==> flow/design.v <==
module half_adder(a, b, sum, carry);
	input a, b;
	output sum, carry;
	assign sum = a^b;
	assign carry = a&b;
endmodule
module add4b(a,b,sum);
	input [3:0] a,b;
	output [3:0] sum;
	wire [3:0] sum;
	assign sum = a + b;
endmodule
module add6b(a, b, sum);
	input [5:0] a,b;
	output [5:0] sum;
	wire [5:0] sum;
	assign sum = a + b;
endmodule
module add8b(a,b,sum);
	input [7:0] a,b;
	output [7:0] sum;
	wire [7:0] sum;
	assign sum = a + b;
endmodule
module add12b(a,b,sum);
	input [11:0] a,b;
	output [11:0] sum;
	wire [11:0] sum;
	assign sum = a + b;
endmodule
module add16b(a,b,sum);
	input [15:0] a,b;
	output [15:0] sum;
	wire [15:0] sum;
	assign sum = a + b;
endmodule
module add24b(a,b,sum);
	input [23:0] a,b;
	output [23:0] sum;
	wire [23:0] sum;
	assign sum = a + b;
endmodule
module add32b(a,b,sum);
	input [31:0] a,b;
	output [31:0] sum;
	wire [31:0] sum;
	assign sum = a + b;
endmodule
module add48b (
    input [47:0] a,
    input [47:0] b,
    output [47:0] sum
);
    assign sum = a + b;
endmodule
module vedic_multiplier_2x2(a, b, result_2x2);
	input[1:0] a, b;
	output[3:0] result_2x2;
	wire[3:0] temp;
	assign result_2x2[0] = a[0] & b[0];
	assign temp[0] = a[0] & b[1];
	assign temp[1] = a[1] & b[0];
	assign temp[2] = a[1] & b[1];
	half_adder h1(temp[0], temp[1], result_2x2[1], temp[3]);
	half_adder h2(temp[2], temp[3], result_2x2[2], result_2x2[3]);
endmodule
module vedic_multiplier_4x4(a, b, result_4x4);
	input[3:0] a, b;
	output[7:0] result_4x4;
	wire[3:0] q0, q1, q2, q3, w0, w1;
	wire[5:0] w2, w3, w4, w5, w6;
	vedic_multiplier_2x2 v2_0(a[1:0], b[1:0], q0[3:0]);
	vedic_multiplier_2x2 v2_1(a[1:0], b[3:2], q1[3:0]);
	vedic_multiplier_2x2 v2_2(a[3:2], b[1:0], q2[3:0]);
	vedic_multiplier_2x2 v2_3(a[3:2], b[3:2], q3[3:0]);
	assign w0[3:0] = {2'b0, q0[3:2]};
	add4b a4_0(w0[3:0], q1[3:0], w1[3:0]);
	assign w2 = {2'b0, q2[3:0]};
	assign w3 = {q3[3:0], 2'b0};
	add6b a6_0(w2, w3, w4);
	assign w5 = {2'b0, w1[3:0]};
	add6b a6_1(w4, w5, w6);
	assign result_4x4[7:2] = w6[5:0];
	assign result_4x4[1:0] = q0[1:0];
endmodule
module vedic_multiplier_8x8(a, b, result_8x8);
	input[7:0] a, b;
	output[15:0] result_8x8;
	wire[15:0] q0, q1, q2, q3;
	wire[7:0] w0, w1;
	wire[11:0] w2, w3, w4, w5, w6;
	vedic_multiplier_4x4 v4_0(a[3:0], b[3:0], q0[15:0]);
	vedic_multiplier_4x4 v4_1(a[3:0], b[7:4], q1[15:0]);
	vedic_multiplier_4x4 v4_2(a[7:4], b[3:0], q2[15:0]);
	vedic_multiplier_4x4 v4_3(a[7:4], b[7:4], q3[15:0]);
   assign w0[7:0] = {4'b0, q0[7:4]};
	add8b a8_0(w0, q1, w1);
	assign w2 = {4'b0, q2[7:0]};
	assign w3 = {q3[7:0], 4'b0};
	add12b a12_0(w2, w3, w4);
	assign w5 = {4'b0, w1[7:0]};
	add12b a12_1(w4, w5, w6);
	assign result_8x8[15:4] = w6[11:0];
	assign result_8x8[3:0] = q0[3:0];
endmodule
module vedic_multiplier_16x16(a, b, result_16x16);
	input[15:0] a, b;
	output[31:0] result_16x16;
	wire[15:0] q0, q1, q2, q3;
	wire[15:0] w0, w1;
	wire[23:0] w2, w3, w4, w5, w6;
	vedic_multiplier_8x8 v8_0(a[7:0], b[7:0], q0[15:0]);
	vedic_multiplier_8x8 v8_1(a[7:0], b[15:8], q1[15:0]);
	vedic_multiplier_8x8 v8_2(a[15:8], b[7:0], q2[15:0]);
	vedic_multiplier_8x8 v8_3(a[15:8], b[15:8], q3[15:0]);
   assign w0[15:0] = {8'b0, q0[15:8]};
	add16b a16_0(w0, q1, w1);
	assign w2 = {8'b0, q2[15:0]};
	assign w3 = {q3[15:0], 8'b0};
	add24b a24_0(w2, w3, w4);
	assign w5 = {8'b0, w1[15:0]};
	add24b a24_1(w4, w5, w6);
	assign result_16x16[31:8] = w6[23:0];
	assign result_16x16[7:0] = q0[7:0];
endmodule
module vedic_multiplier_32x32_pipelined(
    input clk,
    input [31:0] a, b,
    output reg [63:0] result_32x32
);
    wire [31:0] q0, q1, q2, q3;
    reg [31:0] q0_reg, q1_reg, q2_reg, q3_reg;
    reg [31:0] w1_reg;
    reg [47:0] w2, w3, w4_reg, w5_reg, w6_reg;
    reg [15:0] lo_d1, lo_d2, lo_d3;
    vedic_multiplier_16x16 v16_0(.a(a[15:0]), .b(b[15:0]), .result_16x16(q0));
    vedic_multiplier_16x16 v16_1(.a(a[15:0]), .b(b[31:16]), .result_16x16(q1));
    vedic_multiplier_16x16 v16_2(.a(a[31:16]), .b(b[15:0]), .result_16x16(q2));
    vedic_multiplier_16x16 v16_3(.a(a[31:16]), .b(b[31:16]), .result_16x16(q3));
    always @(posedge clk) begin
        q0_reg <= q0;
        q1_reg <= q1;
        q2_reg <= q2;
        q3_reg <= q3;
    end
    always @(posedge clk) begin
        w1_reg <= {16'b0, q0_reg[31:16]} + q1_reg;
    end
    always @(posedge clk) begin
        w2 <= {16'b0, q2_reg};
        w3 <= {q3_reg, 16'b0};
        w4_reg <= w2 + w3;
    end
    always @(posedge clk) begin
        w5_reg <= {16'b0, w1_reg};
        w6_reg <= w4_reg + w5_reg;
    end
    always @(posedge clk) begin
        lo_d1 <= q0_reg[15:0];
        lo_d2 <= lo_d1;
        lo_d3 <= lo_d2;
    end
	 always @(posedge clk) begin
	     result_32x32[63:16] <= w6_reg;
        result_32x32[15:0] <= lo_d3;
	 end 
endmodule
# Step by step through the tools: vedic_multiplier_32x32_pipelined
# The steps from the RTL of vedic_multiplier_32x32_pipelined to its reports follow in flow order.
# Line numbers count from 1 in the design file above.
inputs:
  top: "vedic_multiplier_32x32_pipelined"
  clk_port: "clk"
  library: "sky130hd"
  lib_corner: "tt_025C_1v80"

# Word-level counts
# Yosys after proc, flatten, opt, wreduce and memory -nomap, before mapping. Enables and synchronous resets that opt folds into registers are not counted as muxes. Memory bits, and registers merged into a memory's read port (data or address), are not among the register bits. Print and check cells are not counted. Equal cells are merged and count once.
bits:
  reg_bits: 464
  latch_bits: 0
  ramBits: 0
  romBits: 0
  clocked_rd_ports_x_width: 0
  n_memories: 0
  in_bits: 65
  output_inout_bits: 64
  word_cells: 2317
op_classes:
  n_addsub: 255
  multipliers: 0
  n_div: 0
  compare: 0
  equal: 0
  shifts: 0
  n_mux: 0
  bitwise: 2048
  reduce_and_logical: 0
ops:
  columns: ["op", "n"]
  rows:
  - ["AND 1 bit", 1536]
  - ["XOR 1 bit", 512]
  - ["adder 4 x 6 -> 6 bit", 64]
  - ["adder 6 x 4 -> 6 bit", 64]
  - ["adder 2 x 4 -> 4 bit", 64]
  - ["adder 12 x 8 -> 12 bit", 16]
  - ["adder 8 x 12 -> 12 bit", 16]
  - ["adder 4 x 8 -> 8 bit", 16]
  - ["adder 16 x 24 -> 24 bit", 4]
  - ["adder 24 x 16 -> 24 bit", 4]
  - ["adder 8 x 16 -> 16 bit", 4]
  - ["adder 32 x 48 -> 48 bit", 1]
  - ["adder 48 x 32 -> 48 bit", 1]
  - ["adder 16 x 32 -> 32 bit", 1]

# Longest topological paths
# Yosys ltp: most cells in a row. Word level: on the elaborated netlist, between registers, memories and ports. Mapped: between sequential cells and ports; inverters and the memories' decode and read muxes count.
logic_depth:
  depth_word: 9
  abc_area: 0
  mapped_depth: 47
  ltp_nobuf: 46

# Netlist
# The flow's flattened synthesis, as Yosys stat reports it; memories are mapped. The netlist is that of the ABC_AREA named above (0 if unset); the other value can give another one.
by_type:
  columns: ["cell_type", "n", "area_total_um2"]
  rows:
  - ["sky130_fd_sc_hd__ha_1", 1472, 1.84E+04]
  - ["sky130_fd_sc_hd__dfxtp_1", 464, 9.29E+03]
  - ["sky130_fd_sc_hd__fa_1", 395, 7.91E+03]
  - ["sky130_fd_sc_hd__and2_1", 971, 6.07E+03]
  - ["sky130_fd_sc_hd__xnor2_1", 561, 4.91E+03]
  - ["sky130_fd_sc_hd__inv_1", 787, 2.95E+03]
  - ["sky130_fd_sc_hd__a21o_1", 291, 2.18E+03]
  - ["sky130_fd_sc_hd__a21oi_1", 346, 1.73E+03]
  - ["sky130_fd_sc_hd__xor2_1", 196, 1.72E+03]
  - ["sky130_fd_sc_hd__nand2_1", 247, 927.139]
  - ["sky130_fd_sc_hd__clkbuf_1", 200, 750.72]
  - ["sky130_fd_sc_hd__nor2_1", 176, 660.634]
  - ["sky130_fd_sc_hd__o21ai_0", 103, 515.494]
  - ["sky130_fd_sc_hd__o21a_1", 51, 382.867]
  - ["sky130_fd_sc_hd__nor2b_1", 59, 369.104]
  - ["sky130_fd_sc_hd__nand3_1", 59, 295.283]
  - ["sky130_fd_sc_hd__o21bai_1", 37, 277.766]
  - ["sky130_fd_sc_hd__nor3_1", 50, 250.24]
# Not listed: further types 57, cells in them 336.
mapped:
  cells: 6801
  synth_area_um2: 62214.7
  sequential_area_um2: 9288.9
  ffs: 464
  buf_cells: 201
# The figures by module come from a second, unflattened synthesis with its own total; it is not the netlist above.
hier_totals:
  cells_unflattened: 9971
  area_unflattened_um2: 91410.2
# Each row is one instance without its submodules.
by_module:
  columns: ["mod", "n_inst", "n_cells", "mod_area_um2", "mod_seq_area_um2"]
  rows:
  - ["add6b", 128, 19, 186.4, 0.0]
  - ["add12b", 32, 59, 503.0, 0.0]
  - ["vedic_multiplier_32x32_pipelined", 1, 1019, 13270.2, 9288.9]
  - ["add24b", 8, 167, 1241.2, 0.0]
  - ["add4b", 64, 9, 100.1, 0.0]
  - ["half_adder", 512, 1, 12.5, 0.0]
  - ["vedic_multiplier_2x2", 256, 4, 25.0, 0.0]
  - ["add8b", 16, 42, 331.6, 0.0]
  - ["add16b", 4, 107, 853.3, 0.0]
  - ["vedic_multiplier_4x4", 64, 1, 3.8, 0.0]
  - ["vedic_multiplier_8x8", 16, 1, 3.8, 0.0]
  - ["vedic_multiplier_16x16", 4, 1, 3.8, 0.0]

# Worst setup path after synthesis
# OpenSTA on the mapped netlist: ideal clock, no wires. The path of least setup slack (recovery checks aside). Input and output delay are each 20% of the period. Register names are those of the netlist, which keeps one name where synthesis merged equal registers.
synth_timing:
  path_type: "input to register"
  start: "in a[0]"
  end: "reg q1_reg[29]"
  period_ns: 11.5
  input_delay_ns: 2.300
  setup_time_ns: 0.128
  t_first_pin_ns: 2.300
  arrival_ns: 11.183
  required_time_ns: 11.372
  path_slack_ns: 0.189
  delay_ns: 9.011
  driving_pins: 43
  path_buffers: 1
  synth_period_reached_ns: 11.311
# "delay_ns" = arrival - input delay + setup time.
# "driving_pins": output pins that drive a net of the path, with the launching flip-flop's if there is one; two outputs of one cell count as two.
# "synth_period_reached_ns" is the clock period less the worst setup slack; recovery checks do not enter. This is arithmetic on one report: input and output delays are still those of the set period (20% each).
# The rows between start and end are the longest chain of elaborated cells between them; the timing report does not say that the signal goes this way. Where chains are equally long, one stands for them.
# Each line given opens the expression or statement behind the cell; cells for indexed reads and writes are added by Yosys, which also makes memories of some case tables.
synth_via:
  path_cell_list: "sky130_fd_sc_hd__clkbuf_1 sky130_fd_sc_hd__and2_1 sky130_fd_sc_hd__ha_1 sky130_fd_sc_hd__ha_1 sky130_fd_sc_hd__ha_1 sky130_fd_sc_hd__fa_1 sky130_fd_sc_hd__xnor2_1 sky130_fd_sc_hd__fa_1 sky130_fd_sc_hd__fa_1 sky130_fd_sc_hd__inv_1 sky130_fd_sc_hd__ha_1 sky130_fd_sc_hd__fa_1 sky130_fd_sc_hd__a21oi_1 sky130_fd_sc_hd__nor2_1 sky130_fd_sc_hd__nor2_1 sky130_fd_sc_hd__xor2_1 sky130_fd_sc_hd__fa_1 sky130_fd_sc_hd__ha_1 [7 not listed] sky130_fd_sc_hd__ha_1 sky130_fd_sc_hd__nand3_1 sky130_fd_sc_hd__o211ai_1 sky130_fd_sc_hd__o41ai_1 sky130_fd_sc_hd__nand2b_1 sky130_fd_sc_hd__a21boi_0 sky130_fd_sc_hd__nand3_1 sky130_fd_sc_hd__xor2_1 sky130_fd_sc_hd__fa_1 sky130_fd_sc_hd__inv_1 sky130_fd_sc_hd__ha_1 sky130_fd_sc_hd__or2_2 sky130_fd_sc_hd__a21oi_1 sky130_fd_sc_hd__a311oi_1 sky130_fd_sc_hd__o21a_1 sky130_fd_sc_hd__o21ai_0 sky130_fd_sc_hd__nor3b_1 sky130_fd_sc_hd__xor2_1"
  elab_chain_len: 9
  cells_between: 60
  cone_lines: 10
  cone_classes: "add/sub (14); logic (46)"
synth_rtl:
  columns: ["element", "line", "text"]
  rows:
  - ["from (decl)", 128, "input [31:0] a, b,"]
  - ["AND 1 bit", 61, "assign temp[0] = a[0] & b[1];"]
  - ["AND 1 bit", 5, "assign carry = a&b;"]
  - ["XOR 1 bit", 4, "assign sum = a^b;"]
  - ["adder 2 x 4 -> 4 bit", 11, "assign sum = a + b;"]
  - ["adder 6 x 4 -> 6 bit", 17, "assign sum = a + b;"]
  - ["adder 4 x 8 -> 8 bit", 23, "assign sum = a + b;"]
  - ["adder 12 x 8 -> 12 bit", 29, "assign sum = a + b;"]
  - ["adder 8 x 16 -> 16 bit", 35, "assign sum = a + b;"]
  - ["adder 24 x 16 -> 24 bit", 41, "assign sum = a + b;"]
  - ["to (assign)", 142, "q1_reg <= q1;"]
  - ["to (decl)", 132, "reg [31:0] q0_reg, q1_reg, q2_reg, q3_reg;"]

# Worst path after layout
# From the final timing report of run 1: the path of least setup slack in the routed layout; clock arrival at registers is part of the times.
layout_timing:
  path_type: "input to register"
  start: "in b[0]"
  end: "reg q2_reg[30]"
  period_ns: 8.14
  input_delay_ns: 1.63
  setup_time_ns: 0.13
  t_first_pin_ns: 1.63
  arrival_ns: 10.50
  required_time_ns: 8.64
  path_slack_ns: -1.86
  driving_pins: 40
  path_buffers: 3
# The rows between start and end are the longest chain of elaborated cells between them; the timing report does not say that the signal goes this way. Where chains are equally long, one stands for them.
layout_via:
  path_cell_list: "sky130_fd_sc_hd__buf_12 sky130_fd_sc_hd__clkbuf_16 sky130_fd_sc_hd__and2_4 sky130_fd_sc_hd__ha_4 sky130_fd_sc_hd__ha_4 sky130_fd_sc_hd__ha_4 sky130_fd_sc_hd__fa_2 sky130_fd_sc_hd__xnor2_2 sky130_fd_sc_hd__fa_1 sky130_fd_sc_hd__fa_2 sky130_fd_sc_hd__inv_1 sky130_fd_sc_hd__ha_2 sky130_fd_sc_hd__fa_2 sky130_fd_sc_hd__a21o_1 sky130_fd_sc_hd__a21oi_2 sky130_fd_sc_hd__xor2_1 sky130_fd_sc_hd__fa_1 sky130_fd_sc_hd__inv_2 [4 not listed] sky130_fd_sc_hd__fa_2 sky130_fd_sc_hd__a21o_1 sky130_fd_sc_hd__a21oi_2 sky130_fd_sc_hd__nor2b_1 sky130_fd_sc_hd__o21a_1 sky130_fd_sc_hd__o41a_1 sky130_fd_sc_hd__and3_4 sky130_fd_sc_hd__xnor2_4 sky130_fd_sc_hd__fa_1 sky130_fd_sc_hd__inv_2 sky130_fd_sc_hd__ha_4 sky130_fd_sc_hd__and4_1 sky130_fd_sc_hd__a32oi_2 sky130_fd_sc_hd__a21oi_2 sky130_fd_sc_hd__a21o_1 sky130_fd_sc_hd__a31o_4 sky130_fd_sc_hd__nor3b_4 sky130_fd_sc_hd__xnor2_1"
  elab_chain_len: 9
  cells_between: 67
  cone_lines: 10
  cone_classes: "add/sub (21); logic (46)"
layout_rtl:
  columns: ["element", "line", "text"]
  rows:
  - ["from (decl)", 128, "input [31:0] a, b,"]
  - ["AND 1 bit", 62, "assign temp[1] = a[1] & b[0];"]
  - ["AND 1 bit", 5, "assign carry = a&b;"]
  - ["XOR 1 bit", 4, "assign sum = a^b;"]
  - ["adder 4 x 6 -> 6 bit", 17, "assign sum = a + b;"]
  - ["adder 6 x 4 -> 6 bit", 17, null]
  - ["adder 4 x 8 -> 8 bit", 23, "assign sum = a + b;"]
  - ["adder 12 x 8 -> 12 bit", 29, "assign sum = a + b;"]
  - ["adder 16 x 24 -> 24 bit", 41, "assign sum = a + b;"]
  - ["adder 24 x 16 -> 24 bit", 41, null]
  - ["to (assign)", 143, "q2_reg <= q2;"]
  - ["to (decl)", 132, "reg [31:0] q0_reg, q1_reg, q2_reg, q3_reg;"]

==> runs of vedic_multiplier_32x32_pipelined <==
vedic_multiplier_32x32_pipelined through Yosys and OpenROAD on sky130hd: 4 stored runs, unordered, with their settings and measured results. The constraints put input and output delay at 20% of the set period each and load the outputs with 0.01 pF.
"timing.achieved_period_ns" is the run's clock period less its worst setup slack. It is reckoned from that one timing run; input and output delays stay at 20% of the period that was set.
"timing.worst_path_ns" is the time allowed to the run's worst setup path (the clock period less input and output delay, where it has them) less its slack. Clock arrival times count: a late capture clock shortens it, a late launch clock lengthens it.

--- run 1 ---
==> flow/run.sh <==
#!/bin/bash
# the make line also repeats the synthesis and layout settings of config.mk as NAME=value (left out here)
make -C /OpenROAD-flow-scripts/flow DESIGN_CONFIG=/design/flow/config.mk WORK_HOME=/design/flow/orfs CLKGATE_MAP_FILE= finish
==> flow/config.mk <==
export PLATFORM = sky130hd
export DESIGN_NAME = vedic_multiplier_32x32_pipelined
export DESIGN_NICKNAME = vedic_multiplier_32x32_pipelined
export VERILOG_FILES = /design/flow/design.v
export SDC_FILE = /design/flow/constraint.sdc
export NUM_CORES = 4
export LEC_CHECK = 0
export ABC_AREA = 0
export CAP_MARGIN = 10
export CORE_MARGIN = 2
export CORE_UTILIZATION = 30
export GPL_ROUTABILITY_DRIVEN = 0
export GPL_TIMING_DRIVEN = 0
export HOLD_SLACK_MARGIN = -0.08
export MAX_ROUTING_LAYER = met4
export SLEW_MARGIN = 20
export TNS_END_PERCENT = 45
==> flow/constraint.sdc <==
create_clock -name core_clock -period 8.14 [get_ports {clk}]
set_input_delay 1.6280 -clock core_clock [delete_from_list [all_inputs] [get_ports {clk}]]
set_output_delay 1.6280 -clock core_clock [all_outputs]
set_load 0.01 [all_outputs]

==> results, as YAML <==
results:
  synth_chip_area_um2: 62214.7
  final_setup_tns_ns: -88.350
  design_die_area_um2: 211039.0
  post_route_stdcell_area_um2: 73387.9
  fin_hold_ws_ns: 0.319
  timing.worst_path_ns: 8.37
  critical_path_kind: "input to register"
  util_frac: 0.355
  timing.achieved_period_ns: 9.999
  worst_setup_slack_ns: -1.859

--- run 2 ---
==> flow/run.sh <==
#!/bin/bash
# the make line also repeats the synthesis and layout settings of config.mk as NAME=value (left out here)
make -C /OpenROAD-flow-scripts/flow DESIGN_CONFIG=/design/flow/config.mk WORK_HOME=/design/flow/orfs CLKGATE_MAP_FILE= finish
==> flow/config.mk <==
export PLATFORM = sky130hd
export DESIGN_NAME = vedic_multiplier_32x32_pipelined
export DESIGN_NICKNAME = vedic_multiplier_32x32_pipelined
export VERILOG_FILES = /design/flow/design.v
export SDC_FILE = /design/flow/constraint.sdc
export NUM_CORES = 4
export LEC_CHECK = 0
export CAP_MARGIN = 20
export CORE_MARGIN = 2
export CORE_UTILIZATION = 60
export SLEW_MARGIN = 20
==> flow/constraint.sdc <==
create_clock -name core_clock -period 11.2 [get_ports {clk}]
set_input_delay 2.2400 -clock core_clock [delete_from_list [all_inputs] [get_ports {clk}]]
set_output_delay 2.2400 -clock core_clock [all_outputs]
set_load 0.01 [all_outputs]

==> results, as YAML <==
results:
  fin_hold_ws_ns: 0.312
  timing.achieved_period_ns: 10.955
  util_frac: 0.692
  worst_setup_slack_ns: 0.245
  post_route_stdcell_area_um2: 71434.8
  final_setup_tns_ns: 0.000
  design_die_area_um2: 106283.0
  synth_chip_area_um2: 62214.7
  timing.worst_path_ns: 8.71
  critical_path_kind: "input to register"

--- run 3 ---
==> flow/run.sh <==
#!/bin/bash
# the make line also repeats the synthesis and layout settings of config.mk as NAME=value (left out here)
make -C /OpenROAD-flow-scripts/flow DESIGN_CONFIG=/design/flow/config.mk WORK_HOME=/design/flow/orfs CLKGATE_MAP_FILE= finish
==> flow/config.mk <==
export PLATFORM = sky130hd
export DESIGN_NAME = vedic_multiplier_32x32_pipelined
export DESIGN_NICKNAME = vedic_multiplier_32x32_pipelined
export VERILOG_FILES = /design/flow/design.v
export SDC_FILE = /design/flow/constraint.sdc
export NUM_CORES = 4
export LEC_CHECK = 0
export CAP_MARGIN = 30
export CELL_PAD_IN_SITES_GLOBAL_PLACEMENT = 1
export CORE_ASPECT_RATIO = 1.04
export CORE_MARGIN = 8
export CORE_UTILIZATION = 31
export GPL_ROUTABILITY_DRIVEN = 0
export GPL_TIMING_DRIVEN = 1
export MIN_ROUTING_LAYER = met2
export SETUP_SLACK_MARGIN = 1.08
export SLEW_MARGIN = 0
export TNS_END_PERCENT = 65
==> flow/constraint.sdc <==
create_clock -name core_clock -period 8.47 [get_ports {clk}]
set_input_delay 1.6940 -clock core_clock [delete_from_list [all_inputs] [get_ports {clk}]]
set_output_delay 1.6940 -clock core_clock [all_outputs]
set_load 0.01 [all_outputs]

==> results, as YAML <==
results:
  final_setup_tns_ns: -65.001
  post_route_stdcell_area_um2: 80343.3
  timing.achieved_period_ns: 9.820
  synth_chip_area_um2: 62214.7
  util_frac: 0.403
  worst_setup_slack_ns: -1.350
  fin_hold_ws_ns: 0.294
  timing.worst_path_ns: 8.13
  critical_path_kind: "input to register"
  design_die_area_um2: 215286.0

--- run 4 ---
==> flow/run.sh <==
#!/bin/bash
# the make line also repeats the synthesis and layout settings of config.mk as NAME=value (left out here)
make -C /OpenROAD-flow-scripts/flow DESIGN_CONFIG=/design/flow/config.mk WORK_HOME=/design/flow/orfs CLKGATE_MAP_FILE= finish
==> flow/config.mk <==
export PLATFORM = sky130hd
export DESIGN_NAME = vedic_multiplier_32x32_pipelined
export DESIGN_NICKNAME = vedic_multiplier_32x32_pipelined
export VERILOG_FILES = /design/flow/design.v
export SDC_FILE = /design/flow/constraint.sdc
export NUM_CORES = 4
export LEC_CHECK = 0
export CAP_MARGIN = 20
export CELL_PAD_IN_SITES_GLOBAL_PLACEMENT = 2
export CORE_MARGIN = 6
export CORE_UTILIZATION = 40
export CTS_CLUSTER_DIAMETER = 122
export CTS_CLUSTER_SIZE = 20
export GPL_TIMING_DRIVEN = 1
export HOLD_SLACK_MARGIN = 0.03
export MAX_ROUTING_LAYER = met4
export MIN_ROUTING_LAYER = met1
export PLACE_DENSITY_LB_ADDON = 0.11
export SETUP_SLACK_MARGIN = 0.49
export SLEW_MARGIN = 20
==> flow/constraint.sdc <==
create_clock -name core_clock -period 8.59 [get_ports {clk}]
set_input_delay 1.7180 -clock core_clock [delete_from_list [all_inputs] [get_ports {clk}]]
set_output_delay 1.7180 -clock core_clock [all_outputs]
set_load 0.01 [all_outputs]

==> results, as YAML <==
results:
  timing.achieved_period_ns: 9.824
  synth_chip_area_um2: 62214.7
  worst_setup_slack_ns: -1.234
  util_frac: 0.507
  post_route_stdcell_area_um2: 78151.2
  fin_hold_ws_ns: 0.327
  timing.worst_path_ns: 8.11
  critical_path_kind: "input to register"
  final_setup_tns_ns: -58.191
  design_die_area_um2: 165145.0
